==> flow/design.v <==
module alu (input signed [31:0] in1, input signed [31:0] in2, input [3:0] opCode, input [4:0] shiftAmt, output signed [31:0] result);
	assign result = opCode == 0 ? in1 + in2 :
			opCode == 1 ? in1 - in2 :
			opCode == 2 ? in1 & in2 :
			opCode == 3 ? in1 | in2 :
			opCode == 4 ? in1 << shiftAmt :
			opCode == 5 ? in1 >> shiftAmt :
			opCode == 6 ? in1 >>> shiftAmt :
			opCode == 7 ? in1 > in2 ? 1 : 0 :
			opCode == 8 ? in1 < in2 ? 1 : 0 : 0;
endmodule
module mux (input selCh, input [31:0] inCh0, input [31:0] inCh1, output [31:0] selData);
	assign selData = selCh == 0 ? inCh0 :
			  selCh == 1 ? inCh1 : 0;
endmodule
module registerFile (input wrEnable, input [4:0] wrReg, input [31:0] wrData, input [4:0] rdReg1, output [31:0] rdData1, input [4:0] rdReg2, output [31:0] rdData2, input clk);
	reg [31:0] regFile [31:0];
	assign rdData1 = regFile[rdReg1];
	assign rdData2 = regFile[rdReg2];
	always @(posedge clk) begin if (wrEnable) begin regFile[wrReg] <= wrData; end end
endmodule
module project (input wrEnable, input [4:0] wrReg, input [4:0] rdReg1, input [4:0] rdReg2, input clk, input [3:0] opCode, input [4:0] shiftAmt, output signed [31:0] result, input selCh, input [31:0] selData);
	wire [31:0] selected;
	wire signed [31:0] rdData1;
	wire signed [31:0] rdData2;
	registerFile regFile1 (wrEnable, wrReg, selected, rdReg1, rdData1, rdReg2, rdData2, clk);
	alu alu1 (rdData1, rdData2, opCode, shiftAmt, result);
	mux m1 (selCh, selData, result, selected);
endmodule
From RTL to reports: project
What the tools print for project, step after step.
Lines are those of the file above, counted from 1.
Operators carry their Yosys type and port widths (W data, S select, Z words).
Library cell names are shortened.
{ "inputs": {"top_module": "project", "clock": "clk", "library": "sky130hd", "corner": "tt_025C_1v80"} }

Elaborated design
Source: Yosys, flattened and elaborated, memories not mapped. Widths are those after wreduce; folded enables and synchronous resets count as part of the registers. Registers that Yosys merges into a memory's read port (data or address) are not register bits. Print and check cells do not count. Equal cells are merged and count once.
Yosys's memory passes give these memory sizes; they may raise the number of words (mostly to a power of two), join words into wider ones and drop unused or constant bits.
{ "bits": {"memories": 1, "reg_bits": 0, "ram_bits": 1024, "output_inout_bits": 32, "wordCells": 34} }
{ "op_classes": {"shift": 3, "eq_ne": 8, "reduce_logical": 1, "compare": 2, "n_addsub": 2, "n_mux": 15, "logic": 2} }
{ "mem_list": {"columns": ["memory", "size", "word_bits", "rd", "write_ports", "line_no", "rtl"], "rows": [
  ["regFile1.regFile", 32, 32, 2, 1, 17, "reg [31:0] regFile [31:0];"]
]} }
{ "op_table": {"columns": ["op", "count"], "rows": [
  ["$mux W32", 11],
  ["$add A32 B32 Y32", 1],
  ["$sub A32 B32 Y32", 1],
  ["$gt A32 B32 Y1", 1],
  ["$lt A32 B32 Y1", 1],
  ["$and A32 B32 Y32", 1],
  ["$or A32 B32 Y32", 1],
  ["$shl A32 B5 Y32", 1],
  ["$shr A32 B5 Y32", 1],
  ["$sshr A32 B5 Y32", 1],
  ["$eq A4 B3 Y1 const B", 4],
  ["$eq A4 B2 Y1 const B", 2],
  ["$mux W5", 1],
  ["$eq A4 B1 Y1 const B", 1],
  ["$eq A4 B4 Y1 const B", 1],
  ["$logic_not A4 Y1", 1],
  ["$mux W1", 3]
]} }

Depth
Longest topological path by Yosys (ltp), each cell counted once; first at word level (registers and memories cut), then after technology mapping (sequential cells cut; the memories' decode and read muxes count).
{ "logic_depth": {"depth_word": 13, "abc_area": 1, "ltp_mapped": 35, "ltp_nobuf": 31} }

After synthesis
Yosys stat after the flow's synthesis: flattened, memories mapped to cells. It holds for the ABC_AREA given above (unset counts as 0); a run with the other value may have another netlist.
{ "synth_totals": {"cell_count": 7062, "ffs": 1024, "yosys_area_um2": 59408.2, "buf_cells": 522} }
{ "by_type": {"columns": ["cell_type", "count", "area_total_um2"], "rows": [
  ["edfxtp_1", 1024, 3.07E+04],
  ["nand2_1", 1892, 7.1E+03],
  ["nand3_1", 1310, 6.56E+03],
  ["o21ai_0", 632, 3.16E+03],
  ["nor2_1", 701, 2.63E+03],
  ["o221ai_1", 204, 1.79E+03],
  ["ha_1", 96, 1.2E+03],
  ["clkbuf_1", 259, 972.182],
  ["inv_1", 248, 930.893],
  ["buf_2", 138, 690.662],
  ["a21oi_1", 133, 665.638],
  ["buf_6", 45, 506.736],
  ["o22ai_1", 43, 269.008],
  ["buf_4", 30, 225.216],
  ["xor2_1", 24, 210.202],
  ["o211ai_1", 25, 187.68],
  ["buf_1", 48, 180.173],
  ["nand4_1", 28, 175.168]
]} }
Other cell types: 29; their cells: 182.

Worst setup path after synthesis
Source: OpenSTA report_checks on the synthesized netlist (no wires, ideal clock, input and output delay 20% of the period each), path of least setup slack; recovery checks are left aside. Register names are those of the netlist, which keeps one name where synthesis merged equal registers.
{ "synth_timing": {"kind": "input to output", "start": "input rdReg2[0]", "end": "output result[22]", "slack_ns": 1.889, "arrival_time_ns": 6.111, "tclk_ns": 10.0, "stages": 27, "in_delay_ns": 2.000, "delay_ns": 4.111, "output_delay_ns": 2.000, "path_buffers": 5, "t_first_pin_ns": 2.000, "period_less_setup_slack_ns": 8.111} }
"delay_ns" is the arrival time less input delay plus setup time.
At an output port there is no setup time.
"stages" counts driving pins, that of a launching flip-flop among them; a cell with two outputs on the path counts twice.
"period_less_setup_slack_ns" = period - worst setup slack (recovery checks aside). The figure is calculated, with input and output delays left at 20% of the set period.
The rows between start and end are the longest chain of elaborated cells between them; the timing report does not say that the signal goes this way. Where chains are equally long, one stands for them.
A line is the first line of the expression or statement that the cell stems from. Yosys adds cells for indexed reads and writes and turns some case tables into memories.
The chain passes a memory read, where the word-level depth is cut; so it can be longer than that depth.
{ "synth_via": {"cell_sequence": "buf_2 > buf_2 > buf_2 > clkbuf_1 > clkbuf_1 > nor2_1 > o221ai_1 > nand3_1 > nand2_1 > inv_1 > o21ai_0 > ha_1 > inv_1 > fa_1 > nand3b_1 > nand2_1 > a21oi_1 > o21ai_1 > a21boi_0 > o21ai_1 > inv_1 > o21ai_1 > a21oi_1 > o21ai_1 > or2_2 > nand3_1 > and2_1", "elab_chain_len": 6} }
{ "synth_rtl": {"columns": ["element", "line_no", "rtl"], "rows": [
  ["start: declaration", 22, "module project (input wrEnable, input [4:0] wrReg, input [4:0] rdReg1, input [4:0] rdReg2, input clk, input [3 ..."],
  ["$mem_v2 Z32 W32", 17, "reg [31:0] regFile [31:0];"],
  ["$or A32 B32 Y32", 5, "opCode == 3 ? in1 | in2 :"],
  ["$mux W32", 5, null],
  ["$mux W32", 4, "opCode == 2 ? in1 & in2 :"],
  ["$mux W32", 3, "opCode == 1 ? in1 - in2 :"],
  ["$mux W32", 2, "assign result = opCode == 0 ? in1 + in2 :"],
  ["end: declaration", 22, null]
]} }

Timing after layout
Path of least setup slack in the final report of stored run 1 (OpenROAD, finished layout, wires in). Where an end is a register, its clock arrival counts in the times.
{ "layout_timing": {"kind": "input to output", "start": "input rdReg2[1]", "end": "output result[28]", "slack_ns": 0.70, "tclk_ns": 8.37, "output_delay_ns": 1.67, "stages": 29, "t_first_pin_ns": 1.67, "path_buffers": 8, "in_delay_ns": 1.67, "arrival_time_ns": 6.00} }
The rows between start and end are the longest chain of elaborated cells between them; the timing report does not say that the signal goes this way. Where chains are equally long, one stands for them.
The chain passes a memory read, where the word-level depth is cut; so it can be longer than that depth.
{ "layout_via": {"cell_sequence": "clkbuf_16 > inv_16 > buf_4 > o21ai_0 > o22ai_1 > o21ai_0 > o21ai_2 > nand2_1 > o21ai_1 > buf_4 > ha_4 > inv_1 > fa_2 > nand3b_1 > nand2_2 > a21oi_4 > o21ai_2 > a21boi_1 > buf_4 > o21ai_2 > buf_6 > inv_4 > buf_6 > o21ai_2 > a21oi_1 > o21ai_1 > nand4_1 > buf_4 > buf_2", "elab_chain_len": 6} }
{ "layout_rtl": {"columns": ["element", "line_no", "rtl"], "rows": [
  ["start: declaration", 22, "module project (input wrEnable, input [4:0] wrReg, input [4:0] rdReg1, input [4:0] rdReg2, input clk, input [3 ..."],
  ["$mem_v2 Z32 W32", 17, "reg [31:0] regFile [31:0];"],
  ["$or A32 B32 Y32", 5, "opCode == 3 ? in1 | in2 :"],
  ["$mux W32", 5, null],
  ["$mux W32", 4, "opCode == 2 ? in1 & in2 :"],
  ["$mux W32", 3, "opCode == 1 ? in1 - in2 :"],
  ["$mux W32", 2, "assign result = opCode == 0 ? in1 + in2 :"],
  ["end: declaration", 22, null]
]} }

## Implementation results

Measured data: module project, platform sky130hd, 3 stored runs of the flow under differing settings, order arbitrary. Input and output delays are each 20% of the period that was set; the output load is 0.01 pF.
"achieved_period_ns" means the clock period less the worst setup slack. The figure is calculated, with input and output delays left at 20% of the set period.
"worst_path_time_ns" means the part of the period allowed to the worst setup path (the constraints hold back 20% at inputs and 20% at outputs) less its slack; where the path has registers, the arrival times of their clocks count too.

Stored run 1
==> flow/run.sh <==
#!/bin/bash
# the make line also repeats the synthesis and layout settings of config.mk as NAME=value (left out here)
make -C /OpenROAD-flow-scripts/flow DESIGN_CONFIG=/design/flow/config.mk WORK_HOME=/design/flow/orfs CLKGATE_MAP_FILE= finish
==> flow/config.mk <==
export PLATFORM = sky130hd
export DESIGN_NAME = project
export DESIGN_NICKNAME = project
export VERILOG_FILES = /design/flow/design.v
export SDC_FILE = /design/flow/constraint.sdc
export NUM_CORES = 4
export LEC_CHECK = 0
export ABC_AREA = 1
export CAP_MARGIN = 35
export CELL_PAD_IN_SITES_DETAIL_PLACEMENT = 0
export CELL_PAD_IN_SITES_GLOBAL_PLACEMENT = 3
export CORE_ASPECT_RATIO = 0.66
export CORE_MARGIN = 2
export CORE_UTILIZATION = 34
export CTS_CLUSTER_SIZE = 32
export GPL_ROUTABILITY_DRIVEN = 0
export HOLD_SLACK_MARGIN = 0.3
export MAX_ROUTING_LAYER = met4
export MIN_ROUTING_LAYER = met1
export PLACE_DENSITY_LB_ADDON = 0.19
export SETUP_SLACK_MARGIN = 0.96
export SLEW_MARGIN = 15
export TNS_END_PERCENT = 35
==> flow/constraint.sdc <==
create_clock -name core_clock -period 8.37 [get_ports {clk}]
set_input_delay 1.6740 -clock core_clock [delete_from_list [all_inputs] [get_ports {clk}]]
set_output_delay 1.6740 -clock core_clock [all_outputs]
set_load 0.01 [all_outputs]

==> results of stored run 1, as JSON <==
{
  "worst_path_time_ns": 4.32,
  "critical_path_kind": "input to output",
  "ys_area_um2": 59408.2,
  "fin_util_frac": 0.44,
  "setup_ws_ns": 0.698,
  "total_die_area_um2": 178162.0,
  "achieved_period_ns": 7.672
}

Stored run 2
==> flow/run.sh <==
#!/bin/bash
# the make line also repeats the synthesis and layout settings of config.mk as NAME=value (left out here)
make -C /OpenROAD-flow-scripts/flow DESIGN_CONFIG=/design/flow/config.mk WORK_HOME=/design/flow/orfs CLKGATE_MAP_FILE= finish
==> flow/config.mk <==
export PLATFORM = sky130hd
export DESIGN_NAME = project
export DESIGN_NICKNAME = project
export VERILOG_FILES = /design/flow/design.v
export SDC_FILE = /design/flow/constraint.sdc
export NUM_CORES = 4
export LEC_CHECK = 0
export CAP_MARGIN = 20
export CELL_PAD_IN_SITES_DETAIL_PLACEMENT = 0
export CELL_PAD_IN_SITES_GLOBAL_PLACEMENT = 1
export CORE_ASPECT_RATIO = 0.66
export CORE_MARGIN = 2
export CORE_UTILIZATION = 50
export CTS_CLUSTER_SIZE = 35
export HOLD_SLACK_MARGIN = 0.28
export MAX_ROUTING_LAYER = met5
export MIN_ROUTING_LAYER = met1
export PLACE_DENSITY = 0.75
export SETUP_SLACK_MARGIN = -0.14
export SLEW_MARGIN = 0
export TNS_END_PERCENT = 35
==> flow/constraint.sdc <==
create_clock -name core_clock -period 5.62 [get_ports {clk}]
set_input_delay 1.1240 -clock core_clock [delete_from_list [all_inputs] [get_ports {clk}]]
set_output_delay 1.1240 -clock core_clock [all_outputs]
set_load 0.01 [all_outputs]

==> results of stored run 2, as JSON <==
{
  "ys_area_um2": 56554.2,
  "setup_ws_ns": -1.704,
  "fin_util_frac": 0.672,
  "achieved_period_ns": 7.324,
  "worst_path_time_ns": 5.08,
  "critical_path_kind": "input to output",
  "total_die_area_um2": 115873.0
}

Stored run 3
==> flow/run.sh <==
#!/bin/bash
# the make line also repeats the synthesis and layout settings of config.mk as NAME=value (left out here)
make -C /OpenROAD-flow-scripts/flow DESIGN_CONFIG=/design/flow/config.mk WORK_HOME=/design/flow/orfs CLKGATE_MAP_FILE= finish
==> flow/config.mk <==
export PLATFORM = sky130hd
export DESIGN_NAME = project
export DESIGN_NICKNAME = project
export VERILOG_FILES = /design/flow/design.v
export SDC_FILE = /design/flow/constraint.sdc
export NUM_CORES = 4
export LEC_CHECK = 0
export CAP_MARGIN = 20
export CORE_MARGIN = 2
export CORE_UTILIZATION = 34
export SLEW_MARGIN = 20
==> flow/constraint.sdc <==
create_clock -name core_clock -period 9.88 [get_ports {clk}]
set_input_delay 1.9760 -clock core_clock [delete_from_list [all_inputs] [get_ports {clk}]]
set_output_delay 1.9760 -clock core_clock [all_outputs]
set_load 0.01 [all_outputs]

==> results of stored run 3, as JSON <==
{
  "fin_util_frac": 0.397,
  "worst_path_time_ns": 5.79,
  "critical_path_kind": "input to output",
  "setup_ws_ns": 0.140,
  "total_die_area_um2": 169616.0,
  "ys_area_um2": 56554.2,
  "achieved_period_ns": 9.740
}
